==> flow/design.v <==
`timescale 1ns / 1ps
module bcdSubDigit(
    input  [3:0] a,
    input  [3:0] b,
    input  borrowIn,
    output reg [3:0] result,
    output reg     borrowOut
);
    wire [4:0] tempSubBinary = a - b - (borrowIn ? 1'b1 : 1'b0); 
    always @(*) begin
        if (tempSubBinary[4] == 1) begin
            borrowOut = 1;
            result = tempSubBinary + 10; 
        end else begin
            borrowOut = 0;
            result = tempSubBinary[3:0];
        end
    end
endmodule
`timescale 1ns / 1ps
module buttonSyncPulse(
    input  clk,
    input  resetPulse,
    input  button,
    output buttonPulse
);
    parameter DEBOUNCE_CLKS = 240000;
    reg [$clog2(DEBOUNCE_CLKS)-1:0] debounceCounter; 
    reg debouncedButton; 
    always @(posedge clk) begin
        if (~resetPulse) begin 
            debounceCounter <= 0;
            debouncedButton <= 1; 
        end else begin
            if (button != debouncedButton) begin
                if (debounceCounter == (DEBOUNCE_CLKS - 1)) begin
                    debouncedButton <= button; 
                    debounceCounter <= 0; 
                end else begin
                    debounceCounter <= debounceCounter + 1;
                end
            end else begin
                debounceCounter <= 0;
            end
        end
    end
    reg debouncedButtonSync1;
    reg debouncedButtonSync2; 
    always @(posedge clk) begin
        if (~resetPulse) begin 
            debouncedButtonSync1 <= 1;
            debouncedButtonSync2 <= 1;
        end else begin
            debouncedButtonSync1 <= debouncedButton;       
            debouncedButtonSync2 <= debouncedButtonSync1; 
        end
    end
    reg debouncedButtonSync2Delayed; 
    always @(posedge clk) begin
        if (~resetPulse) begin 
            debouncedButtonSync2Delayed <= 1;
        end else begin
            debouncedButtonSync2Delayed <= debouncedButtonSync2; 
        end
    end
    assign buttonPulse = !debouncedButtonSync2 && debouncedButtonSync2Delayed;
endmodule
`timescale 1ns / 1ps
module systemResetHandler(
    input  clk,
    input  reset,
    output resetPulse
);
    parameter DEBOUNCE_CLKS = 240000;
    reg [$clog2(DEBOUNCE_CLKS)-1:0] debounceCounter;
    reg debouncedReset;
    always @(posedge clk) begin 
        if (reset != debouncedReset) begin
            if (debounceCounter == (DEBOUNCE_CLKS - 1)) begin
                debouncedReset <= reset;
                debounceCounter <= 0;
            end else begin
                debounceCounter <= debounceCounter + 1;
            end
        end else begin
            debounceCounter <= 0;
        end
    end
    assign resetPulse = ~debouncedReset; 
endmodule
`timescale 1ns / 1ps
module SevenSegmentALU(
    input clk, 
    input reset,
    input onesBtn, 
    input tensBtn, 
    input hundredsBtn, 
    input sign, 
    input enter, 
    output [6:0] seg,
    output [3:0] anode 
);
    parameter DEBOUNCE_CLKS = 1000;
    wire resetPulse;
    systemResetHandler #(.DEBOUNCE_CLKS(DEBOUNCE_CLKS)) resetHandlerInstance (
        .clk(clk),
        .reset(reset),
        .resetPulse(resetPulse)
    );
    wire onesBtnPulse;
    buttonSyncPulse #(.DEBOUNCE_CLKS(DEBOUNCE_CLKS)) onesBtnGen (
        .clk(clk),
        .resetPulse(resetPulse), 
        .button(onesBtn),
        .buttonPulse(onesBtnPulse)
    );
    wire tensBtnPulse;
    buttonSyncPulse #(.DEBOUNCE_CLKS(DEBOUNCE_CLKS)) tensBtnGen (
        .clk(clk),
        .resetPulse(resetPulse), 
        .button(tensBtn),
        .buttonPulse(tensBtnPulse)
    );
    wire hundredsBtnPulse;
    buttonSyncPulse #(.DEBOUNCE_CLKS(DEBOUNCE_CLKS)) hundredsBtnGen (
        .clk(clk),
        .resetPulse(resetPulse), 
        .button(hundredsBtn),
        .buttonPulse(hundredsBtnPulse)
    );
    wire signPulse;
    buttonSyncPulse #(.DEBOUNCE_CLKS(DEBOUNCE_CLKS)) signBtnGen (
        .clk(clk),
        .resetPulse(resetPulse), 
        .button(sign),
        .buttonPulse(signPulse)
    );
    wire enterPulse;
    buttonSyncPulse #(.DEBOUNCE_CLKS(DEBOUNCE_CLKS)) enterBtnGen (
        .clk(clk),
        .resetPulse(resetPulse), 
        .button(enter),
        .buttonPulse(enterPulse)
    );
    reg [3:0] bcdOnes;
    reg [3:0] bcdTens;
    reg [3:0] bcdHundreds;
    reg [3:0] bcdThousands;
    wire numberOn; 
    wire finished; 
    reg [15:0] firstNumber;
    reg [15:0] secondNumber;
    reg [15:0] sum;
    reg [16:0] carry;
    reg [2:0] state;
    localparam STATE_INPUT_1        = 3'd0;
    localparam STATE_WAIT_1         = 3'd1;
    localparam STATE_INPUT_2        = 3'd2;
    localparam STATE_WAIT_2         = 3'd3;
    localparam STATE_CALC           = 3'd4;
    localparam STATE_UPDATE_DISPLAY = 3'd5;
    localparam STATE_DONE           = 3'd6;
    assign numberOn = (state == STATE_INPUT_2);
    assign finished = (state == STATE_DONE);
    wire [3:0] firstNumberThousandsVal  = firstNumber[15:12];
    wire [3:0] firstNumberHundredsVal = firstNumber[11:8];
    wire [3:0] firstNumberTensVal     = firstNumber[7:4];
    wire [3:0] firstNumberOnesVal     = firstNumber[3:0];
    wire [3:0] secondNumberThousandsVal = secondNumber[15:12];
    wire [3:0] secondNumberHundredsVal  = secondNumber[11:8];
    wire [3:0] secondNumberTensVal      = secondNumber[7:4];
    wire [3:0] secondNumberOnesVal      = secondNumber[3:0];
    reg [3:0] addResultOnes;
    reg [3:0] addResultTens;
    reg [3:0] addResultHundreds;
    reg carryOneAdd;
    reg carryTenAdd;
    reg carryHundredAdd;
    wire [15:0] sameSignCalculatedSum = {firstNumberThousandsVal, addResultHundreds, addResultTens, addResultOnes};
    always @(*) begin 
        if ((firstNumberOnesVal + secondNumberOnesVal) > 9) begin
            addResultOnes = firstNumberOnesVal + secondNumberOnesVal + 6;
            carryOneAdd = 1;
        end else begin
            addResultOnes = firstNumberOnesVal + secondNumberOnesVal;
            carryOneAdd = 0;
        end
        if ((firstNumberTensVal + secondNumberTensVal + carryOneAdd) > 9) begin
            addResultTens = firstNumberTensVal + secondNumberTensVal + carryOneAdd + 6;
            carryTenAdd = 1;
        end else begin
            addResultTens = firstNumberTensVal + secondNumberTensVal + carryOneAdd;
            carryTenAdd = 0;
        end
        if ((firstNumberHundredsVal + secondNumberHundredsVal + carryTenAdd) > 9) begin
            addResultHundreds = firstNumberHundredsVal + secondNumberHundredsVal + carryTenAdd + 6;
            carryHundredAdd = 1;
        end else begin
            addResultHundreds = firstNumberHundredsVal + secondNumberHundredsVal + carryTenAdd;
            carryHundredAdd = 0;
        end
    end
    wire isFirstMagnitudeGreater = (firstNumber[11:0] > secondNumber[11:0]);
    wire areMagnitudesEqual      = (firstNumber[11:0] == secondNumber[11:0]);
    wire [3:0] largerMagnitudeHundreds  = isFirstMagnitudeGreater ? firstNumberHundredsVal : secondNumberHundredsVal;
    wire [3:0] largerMagnitudeTens      = isFirstMagnitudeGreater ? firstNumberTensVal     : secondNumberTensVal;
    wire [3:0] largerMagnitudeOnes      = isFirstMagnitudeGreater ? firstNumberOnesVal     : secondNumberOnesVal;
    wire [3:0] smallerMagnitudeHundreds = isFirstMagnitudeGreater ? secondNumberHundredsVal : firstNumberHundredsVal;
    wire [3:0] smallerMagnitudeTens     = isFirstMagnitudeGreater ? secondNumberTensVal     : firstNumberTensVal;
    wire [3:0] smallerMagnitudeOnes     = isFirstMagnitudeGreater ? secondNumberOnesVal     : firstNumberOnesVal;
    wire [3:0] resultMagnitudeHundreds, resultMagnitudeTens, resultMagnitudeOnes;
    wire borrowOutOnes, borrowOutTens, borrowOutHundreds;
    bcdSubDigit subOnesInstance (
        .a(largerMagnitudeOnes),
        .b(smallerMagnitudeOnes),
        .borrowIn(1'b0),
        .result(resultMagnitudeOnes),
        .borrowOut(borrowOutOnes)
    );
    bcdSubDigit subTensInstance (
        .a(largerMagnitudeTens),
        .b(smallerMagnitudeTens),
        .borrowIn(borrowOutOnes),
        .result(resultMagnitudeTens),
        .borrowOut(borrowOutTens)
    );
    bcdSubDigit subHundredsInstance (
        .a(largerMagnitudeHundreds),
        .b(smallerMagnitudeHundreds),
        .borrowIn(borrowOutTens),
        .result(resultMagnitudeHundreds),
        .borrowOut(borrowOutHundreds)
    );
    wire [3:0] finalSumSign = areMagnitudesEqual ? 15 : (isFirstMagnitudeGreater ? firstNumberThousandsVal : secondNumberThousandsVal);
    wire [15:0] differentSignCalculatedSum = {finalSumSign, resultMagnitudeHundreds, resultMagnitudeTens, resultMagnitudeOnes};
    always @(posedge clk) begin
        if (~resetPulse) begin
            bcdOnes <= 0;
            bcdTens <= 0;
            bcdHundreds <= 0;
            bcdThousands <= 15;
            firstNumber <= 0;
            secondNumber <= 0;
            sum <= 0;
            carry <= 0;
            state <= STATE_INPUT_1;
        end else begin
            case (state)
                STATE_INPUT_1: begin
                    if (enterPulse) begin
                        firstNumber <= {bcdThousands, bcdHundreds, bcdTens, bcdOnes};
                        state <= STATE_WAIT_1;
                    end else begin
                        if (onesBtnPulse) begin
                            if (bcdOnes == 9) begin
                                bcdOnes <= 0;
                            end else begin
                                bcdOnes <= bcdOnes + 1;
                            end
                        end
                        if (tensBtnPulse) begin
                            if (bcdTens == 9) begin
                                bcdTens <= 0;
                            end else begin
                                bcdTens <= bcdTens + 1;
                            end
                        end
                        if (hundredsBtnPulse) begin
                            if (bcdHundreds == 9) begin
                                bcdHundreds <= 0;
                            end else begin
                                bcdHundreds <= bcdHundreds + 1;
                            end
                        end
                        if (signPulse) begin
                            case(bcdThousands)
                                15: bcdThousands <= 14;
                                14: bcdThousands <= 15;
                                default: bcdThousands <= 15;
                            endcase
                        end
                    end
                end
                STATE_WAIT_1: begin
                    if (~enter) begin
                        bcdOnes <= 0;
                        bcdTens <= 0;
                        bcdHundreds <= 0;
                        bcdThousands <= 15;
                        state <= STATE_INPUT_2;
                    end
                end
                STATE_INPUT_2: begin
                    if (enterPulse) begin
                        secondNumber <= {bcdThousands, bcdHundreds, bcdTens, bcdOnes};
                        state <= STATE_WAIT_2;
                    end else begin
                        if (onesBtnPulse) begin
                            if (bcdOnes == 9) begin
                                bcdOnes <= 0;
                            end else begin
                                bcdOnes <= bcdOnes + 1;
                            end
                        end
                        if (tensBtnPulse) begin
                            if (bcdTens == 9) begin
                                bcdTens <= 0;
                            end else begin
                                bcdTens <= bcdTens + 1;
                            end
                        end
                        if (hundredsBtnPulse) begin
                            if (bcdHundreds == 9) begin
                                bcdHundreds <= 0;
                            end else begin
                                bcdHundreds <= bcdHundreds + 1;
                            end
                        end
                        if (signPulse) begin
                            case(bcdThousands)
                                15: bcdThousands <= 14;
                                14: bcdThousands <= 15;
                                default: bcdThousands <= 15;
                            endcase
                        end
                    end
                end
                STATE_WAIT_2: begin
                    if (~enter) begin
                        state <= STATE_CALC;
                    end
                end
                STATE_CALC: begin
                    if (firstNumberThousandsVal == secondNumberThousandsVal) begin
                        sum <= sameSignCalculatedSum;
                        carry[16] <= carryHundredAdd;
                    end else begin 
                        sum <= differentSignCalculatedSum;
                        carry <= 0;
                    end
                    state <= STATE_UPDATE_DISPLAY;
                end
                STATE_UPDATE_DISPLAY: begin
                    bcdOnes <= sum[3:0];
                    bcdTens <= sum[7:4];
                    bcdHundreds <= sum[11:8];
                    bcdThousands <= sum[15:12];
                    state <= STATE_DONE;
                end
                STATE_DONE: begin
                end
            endcase
        end
    end
    parameter MUX_COUNT_MAX = 3000;
    reg [11:0] muxClkCounter;
    reg muxPulse;
    reg [1:0] digitSelector;
    reg [3:0] currentDisplayBcd;
    reg [3:0] anodeOutputReg;
    assign anode = anodeOutputReg;
    always @(posedge clk) begin
        if (~resetPulse) begin
            muxClkCounter <= 0;
            muxPulse <= 0;
            digitSelector <= 0;
            anodeOutputReg <= 4'b1111;
            currentDisplayBcd <= 0;
        end else begin
            if (muxClkCounter == MUX_COUNT_MAX - 1) begin
                muxClkCounter <= 0;
                muxPulse <= 1;
                digitSelector <= digitSelector + 1;
            end else begin
                muxClkCounter <= muxClkCounter + 1;
                muxPulse <= 0;
            end
            if (muxPulse) begin
                case (digitSelector)
                    2'd0: begin
                        anodeOutputReg <= 4'b1110;
                        currentDisplayBcd <= bcdOnes;
                    end
                    2'd1: begin
                        anodeOutputReg <= 4'b1101;
                        currentDisplayBcd <= bcdTens;
                    end
                    2'd2: begin
                        anodeOutputReg <= 4'b1011;
                        currentDisplayBcd <= bcdHundreds;
                    end
                    2'd3: begin
                        anodeOutputReg <= 4'b0111;
                        currentDisplayBcd <= bcdThousands;
                    end
                endcase
            end
        end
    end
    reg [6:0] segOutReg;
    assign seg = segOutReg;
    always @(*) begin
        case(currentDisplayBcd)
            4'b0000: segOutReg = 7'b0111111;
            4'b0001: segOutReg = 7'b0000110;
            4'b0010: segOutReg = 7'b1011011;
            4'b0011: segOutReg = 7'b1001111;
            4'b0100: segOutReg = 7'b1100110;
            4'b0101: segOutReg = 7'b1101101;
            4'b0110: segOutReg = 7'b1111101;
            4'b0111: segOutReg = 7'b0000111;
            4'b1000: segOutReg = 7'b1111111;
            4'b1001: segOutReg = 7'b1101111;
            4'b1110: segOutReg = 7'b1000000;
            4'b1111: segOutReg = 7'b0000000;
            default: segOutReg = 7'b0000000;
        endcase
    end
endmodule
Reports on SevenSegmentALU

The steps from the RTL of SevenSegmentALU to its reports follow in flow order.
Line numbers count from 1 in the design file above.
Library cell names are shortened.
Not given: n/a

Top: SevenSegmentALU
Clock: clk
Cell library: sky130hd
Library corner: tt_025C_1v80

Word level

Yosys after proc, flatten, opt, wreduce and memory -nomap, before mapping. Print and check cells are not counted.
Yosys's memory passes give these memory sizes; they may raise the number of words (mostly to a power of two), join words into wider ones and drop unused or constant bits.

Bits in registers: 171
Input port bits: 7
Output and inout port bits: 11
Memories kept: 1
Bits in read-only memories: 112
Word width x clocked read ports: 7

Memory list:

| name            | words | width | rd ports | write ports | RTL line | text |
| (no name shown) | 16    | 7     | 1        | 0           | 403      | `case(currentDisplayBcd)` |

Eq/ne operators: 36
$lt $le $gt $ge: 4
Mux-type cells: 49
Reductions and logical operators: 35
Add/sub/neg operators: 32
Bitwise operators: 6

Operators with widths:

| kind                                                                             | number |
| 4-bit 2-to-1 mux                                                                 | 29 |
| 10-bit by 1-bit adder with 10-bit output (second input constant)                 | 6 |
| 10-bit equality test (second input constant)                                     | 6 |
| 4-bit parallel mux with 3-bit select                                             | 4 |
| 4-bit parallel mux with 4-bit select                                             | 2 |
| 3-bit parallel mux with 6-bit select                                             | 1 |
| 2-bit AND reduction                                                              | 8 |
| 4-bit equality test (second input constant)                                      | 4 |
| 4-bit AND reduction                                                              | 4 |
| 16-bit 2-to-1 mux                                                                | 1 |
| 3-bit OR reduction                                                               | 5 |
| 4-bit by 4-bit adder with 5-bit output                                           | 3 |
| 4-bit by 4-bit subtractor with 5-bit output                                      | 3 |
| 12-bit by 1-bit adder with 12-bit output (second input constant)                 | 1 |
| 12-bit greater-than comparator                                                   | 1 |
| 12-bit equality test                                                             | 1 |
| 12-bit equality test (second input constant)                                     | 1 |
| 2-bit by 1-bit inequality test with 1-bit output (second input constant)         | 6 |
| 4-bit by 1-bit adder with 4-bit output (second input constant)                   | 3 |
| 4-bit by 3-bit adder with 4-bit output (second input constant)                   | 3 |
| 4-bit adder                                                                      | 3 |
| 4-bit adder (second input constant)                                              | 3 |
| 5-bit by 1-bit adder with 6-bit output                                           | 2 |
| 6-bit by 4-bit greater-than comparator with 1-bit output (second input constant) | 2 |
| 3-bit 2-to-1 mux                                                                 | 4 |
| 5-bit by 1-bit subtractor with 5-bit output                                      | 2 |
| 4-bit by 1-bit adder with 4-bit output                                           | 2 |
| 1-bit 2-to-1 mux                                                                 | 8 |

Other operator kinds: 19; their cells: 44.

Depth

Yosys ltp: most cells in a row. Word level: on the elaborated netlist, between registers, memories and ports. Mapped: between sequential cells and ports; inverters and the memories' decode and read muxes count.

Depth in word-level cells: 12
ABC_AREA: 0
Gate-level depth with buffers: 26

Mapped cells and area

Source: synth_stat.txt of the flow (Yosys; design flattened, memories mapped). It holds for the ABC_AREA given above (unset counts as 0); a run with the other value may have another netlist.
The area totals of this step are shown rounded.

Sequential part of the area: 0.00363 mm²
Mapped flip-flops: 181
Chip area (Yosys): 0.00912 mm²
Buffers: 35
Standard cells after synthesis: 1060

Cells by type:

| cell     | number |
| dfxtp_1  | 180 |
| ha_1     | 57 |
| xnor2_1  | 60 |
| nor2_1   | 136 |
| nand2_1  | 126 |
| a21oi_1  | 79 |
| xor2_1   | 28 |
| nand2b_1 | 35 |
| o21ai_0  | 43 |
| inv_1    | 52 |
| fa_1     | 9 |
| mux2i_1  | 16 |
| nand3_1  | 26 |
| or2_2    | 18 |
| clkbuf_1 | 29 |
| and3_1   | 15 |
| a211oi_1 | 12 |
| nand4_1  | 14 |

Other cell types: 50; their cells: 125.
By module: a second synthesis without flattening, with its own total; a netlist apart from the flattened one above.

Cell total of the unflattened synthesis: 1198
Area total of the unflattened synthesis: 0.0102 mm²

Each row is one instance without its submodules.

By module:

| module                                  | times used | cells | area (mm²) |
| SevenSegmentALU                         | 1          | 717   | 0.00567 |
| buttonSyncPulse (DEBOUNCE_CLKS=1000)    | 5          | 65    | 0.000628 |
| bcdSubDigit                             | 3          | 33    | 0.00028 |
| systemResetHandler (DEBOUNCE_CLKS=1000) | 1          | 57    | 0.00051 |

Path before layout

OpenSTA on the mapped netlist: ideal clock, no wires. The path of least setup slack (recovery checks aside). Input and output delay are each 20% of the period. Register names are those of the netlist, which keeps one name where synthesis merged equal registers.

Kind: flip-flop to flip-flop
Start point: register secondNumber[1]
End point: register sum[11]
Clock period: 10.0 ns
Setup slack: 4.640 ns
Setup time: 0.118 ns
Arrival: 5.242 ns
Path buffers: 0
Delay of the path: 5.360 ns
Driving pins on the path: 26
Data required time: 9.882 ns
Period reached after synthesis: 5.36 ns

"delay of the path" is the arrival time less input delay plus setup time.
"driving pins on the path": output pins that drive a net of the path, with the launching flip-flop's if there is one; two outputs of one cell count as two.
"period reached after synthesis" is the clock period less the worst setup slack; recovery checks do not enter. This is arithmetic on one report: input and output delays are still those of the set period (20% each).
The rows between start and end are the longest chain of elaborated cells between them; the timing report does not say that the signal goes this way. Where chains are equally long, one stands for them.
Each line given opens the expression or statement behind the cell; cells for indexed reads and writes are added by Yosys, which also makes memories of some case tables.
A register here has more assigning lines than the two given.

Cells stage by stage: dfxtp_1 > inv_1 > ha_1 > nor2b_1 > o211ai_1 > a211o_1 > a31oi_4 > mux2i_1 > ha_1 > a211oi_2 > o31a_4 > fa_1 > inv_1 > fa_1 > nand2b_1 > a21oi_1 > xnor2_2 > fa_1 > inv_1 > fa_1 > nand2b_1 > a21oi_1 > xnor2_2 > or3_1 > mux2i_1 > o21ai_1
Cells in the longest elaborated chain: 12
Elaborated cells on any way between the ends: 30
Classes of those cells: add/sub: 11; compare: 4; mux: 15

Ends and longest elaborated chain, after synthesis:

| what                                        | RTL line | text |
| start, declared                             | 152      | `reg [15:0] secondNumber;` |
| start, assigned                             | 243      | `secondNumber <= 0;` |
| start, assigned                             | 295      | `secondNumber <= {bcdThousands, bcdHundreds, bcdTens, bcdOnes};` |
| 12-bit greater-than comparator              | 203      | `wire isFirstMagnitudeGreater = (firstNumber[11:0] > secondNumber[11:0]);` |
| 4-bit 2-to-1 mux                            | 207      | `wire [3:0] largerMagnitudeOnes      = isFirstMagnitudeGreater ? firstNumberOnesVal     : secondNumberOnesVal;` |
| 4-bit by 4-bit subtractor with 5-bit output | 9        | `wire [4:0] tempSubBinary = a - b - (borrowIn ? 1'b1 : 1'b0);` |
| 1-bit 2-to-1 mux                            | 11       | `if (tempSubBinary[4] == 1) begin` |
| 1-bit 2-to-1 mux                            | 9        |  |
| 5-bit by 1-bit subtractor with 5-bit output | 9        |  |
| 1-bit 2-to-1 mux                            | 11       |  |
| 1-bit 2-to-1 mux                            | 9        |  |
| 5-bit by 1-bit subtractor with 5-bit output | 9        |  |
| 4-bit adder                                 | 13       | `result = tempSubBinary + 10;` |
| 4-bit 2-to-1 mux                            | 11       |  |
| 16-bit 2-to-1 mux                           | 334      | `if (firstNumberThousandsVal == secondNumberThousandsVal) begin` |
| end, assigned                               | 335      | `sum <= sameSignCalculatedSum;` |
| end, assigned                               | 338      | `sum <= differentSignCalculatedSum;` |
| end, declared                               | 153      | `reg [15:0] sum;` |

Timing after layout

From the final timing report of job 2: the path of least setup slack in the routed layout; clock arrival at registers is part of the times.

Kind: flip-flop to flip-flop
Start point: register secondNumber[1]
End point: register sum[11]
Data required time: 10.32 ns
Driving pins on the path: 26
Arrival: 6.44 ns
Setup slack: 3.88 ns
Clock period: 10.0 ns
Setup time: 0.11 ns
Path buffers: 0

The rows between start and end are the longest chain of elaborated cells between them; the timing report does not say that the signal goes this way. Where chains are equally long, one stands for them.
A register here has more assigning lines than the two given.

Cells stage by stage: dfxtp_1 > inv_1 > ha_1 > nor2b_1 > o211ai_1 > a211o_1 > a31oi_4 > mux2i_1 > ha_1 > a211oi_2 > o31a_4 > fa_1 > inv_1 > fa_1 > nand2b_1 > a21oi_1 > xnor2_2 > fa_1 > inv_1 > fa_1 > nand2b_1 > a21oi_1 > xnor2_2 > or3_1 > mux2i_1 > o21ai_1
Cells in the longest elaborated chain: 12
Elaborated cells on any way between the ends: 30
Classes of those cells: add/sub: 11; compare: 4; mux: 15

Ends and longest elaborated chain, after layout:

| what                                        | RTL line | text |
| start, declared                             | 152      | `reg [15:0] secondNumber;` |
| start, assigned                             | 243      | `secondNumber <= 0;` |
| start, assigned                             | 295      | `secondNumber <= {bcdThousands, bcdHundreds, bcdTens, bcdOnes};` |
| 12-bit greater-than comparator              | 203      | `wire isFirstMagnitudeGreater = (firstNumber[11:0] > secondNumber[11:0]);` |
| 4-bit 2-to-1 mux                            | 207      | `wire [3:0] largerMagnitudeOnes      = isFirstMagnitudeGreater ? firstNumberOnesVal     : secondNumberOnesVal;` |
| 4-bit by 4-bit subtractor with 5-bit output | 9        | `wire [4:0] tempSubBinary = a - b - (borrowIn ? 1'b1 : 1'b0);` |
| 1-bit 2-to-1 mux                            | 11       | `if (tempSubBinary[4] == 1) begin` |
| 1-bit 2-to-1 mux                            | 9        |  |
| 5-bit by 1-bit subtractor with 5-bit output | 9        |  |
| 1-bit 2-to-1 mux                            | 11       |  |
| 1-bit 2-to-1 mux                            | 9        |  |
| 5-bit by 1-bit subtractor with 5-bit output | 9        |  |
| 4-bit adder                                 | 13       | `result = tempSubBinary + 10;` |
| 4-bit 2-to-1 mux                            | 11       |  |
| 16-bit 2-to-1 mux                           | 334      | `if (firstNumberThousandsVal == secondNumberThousandsVal) begin` |
| end, assigned                               | 335      | `sum <= sameSignCalculatedSum;` |
| end, assigned                               | 338      | `sum <= differentSignCalculatedSum;` |
| end, declared                               | 153      | `reg [15:0] sum;` |

FLOW RESULTS
============

Design SevenSegmentALU on sky130hd. What follows are 3 stored runs of the flow, each under its own settings; their order means nothing. The constraints put input and output delay at 20% of the set period each and load the outputs with 0.01 pF.
"reached clock period" means the clock period less the worst setup slack. The figure is calculated, with input and output delays left at 20% of the set period.
"power consumption": no workload was simulated; the value follows from the tool's default switching activity.
The measured numbers are rounded.
Settings: - = not set for that run.
Results: - = not shown.

| setting or result                   | job 1 | job 2   | job 3   |
| CELL_PAD_IN_SITES_DETAIL_PLACEMENT  | 2     | -       | -       |
| CORE_UTILIZATION                    | 53    | 40      | 65      |
| HOLD_SLACK_MARGIN                   | 0.28  | -       | -       |
| MIN_ROUTING_LAYER                   | met2  | -       | met1    |
| PLACE_DENSITY_LB_ADDON              | 0.24  | -       | 0.07    |
| SETUP_SLACK_MARGIN                  | 0.06  | -       | 0.32    |
| period_ns                           | 3.7   | 10.0    | 4.99    |
| CAP_MARGIN                          | 20    | 20      | 20      |
| CORE_MARGIN                         | 2     | 2       | 2       |
| SLEW_MARGIN                         | 20    | 0       | 20      |
| CELL_PAD_IN_SITES_GLOBAL_PLACEMENT  | -     | 3       | -       |
| GPL_ROUTABILITY_DRIVEN              | -     | 0       | 0       |
| GPL_TIMING_DRIVEN                   | -     | 0       | -       |
| TNS_END_PERCENT                     | -     | 35      | 60      |
| CORE_ASPECT_RATIO                   | -     | -       | 0.59    |
| MAX_ROUTING_LAYER                   | -     | -       | met4    |
| chip area in the Yosys report (mm²) | -     | 0.00912 | 0.00912 |
| total die area (mm²)                | -     | 0.024   | 0.015   |
| std-cell area (final layout) (mm²)  | -     | 0.0102  | 0.0107  |
| lowest setup slack (ns)             | -     | 3.88    | -0.079  |
| worst-case hold slack (ns)          | -     | 0.409   | 0.417   |
| power consumption (mW)              | -     | 1.39    | 2.80    |
| reached clock period (ns)           | -     | 6.120   | 5.069   |

Job 1: not finished: placement ended with error DPL-0033
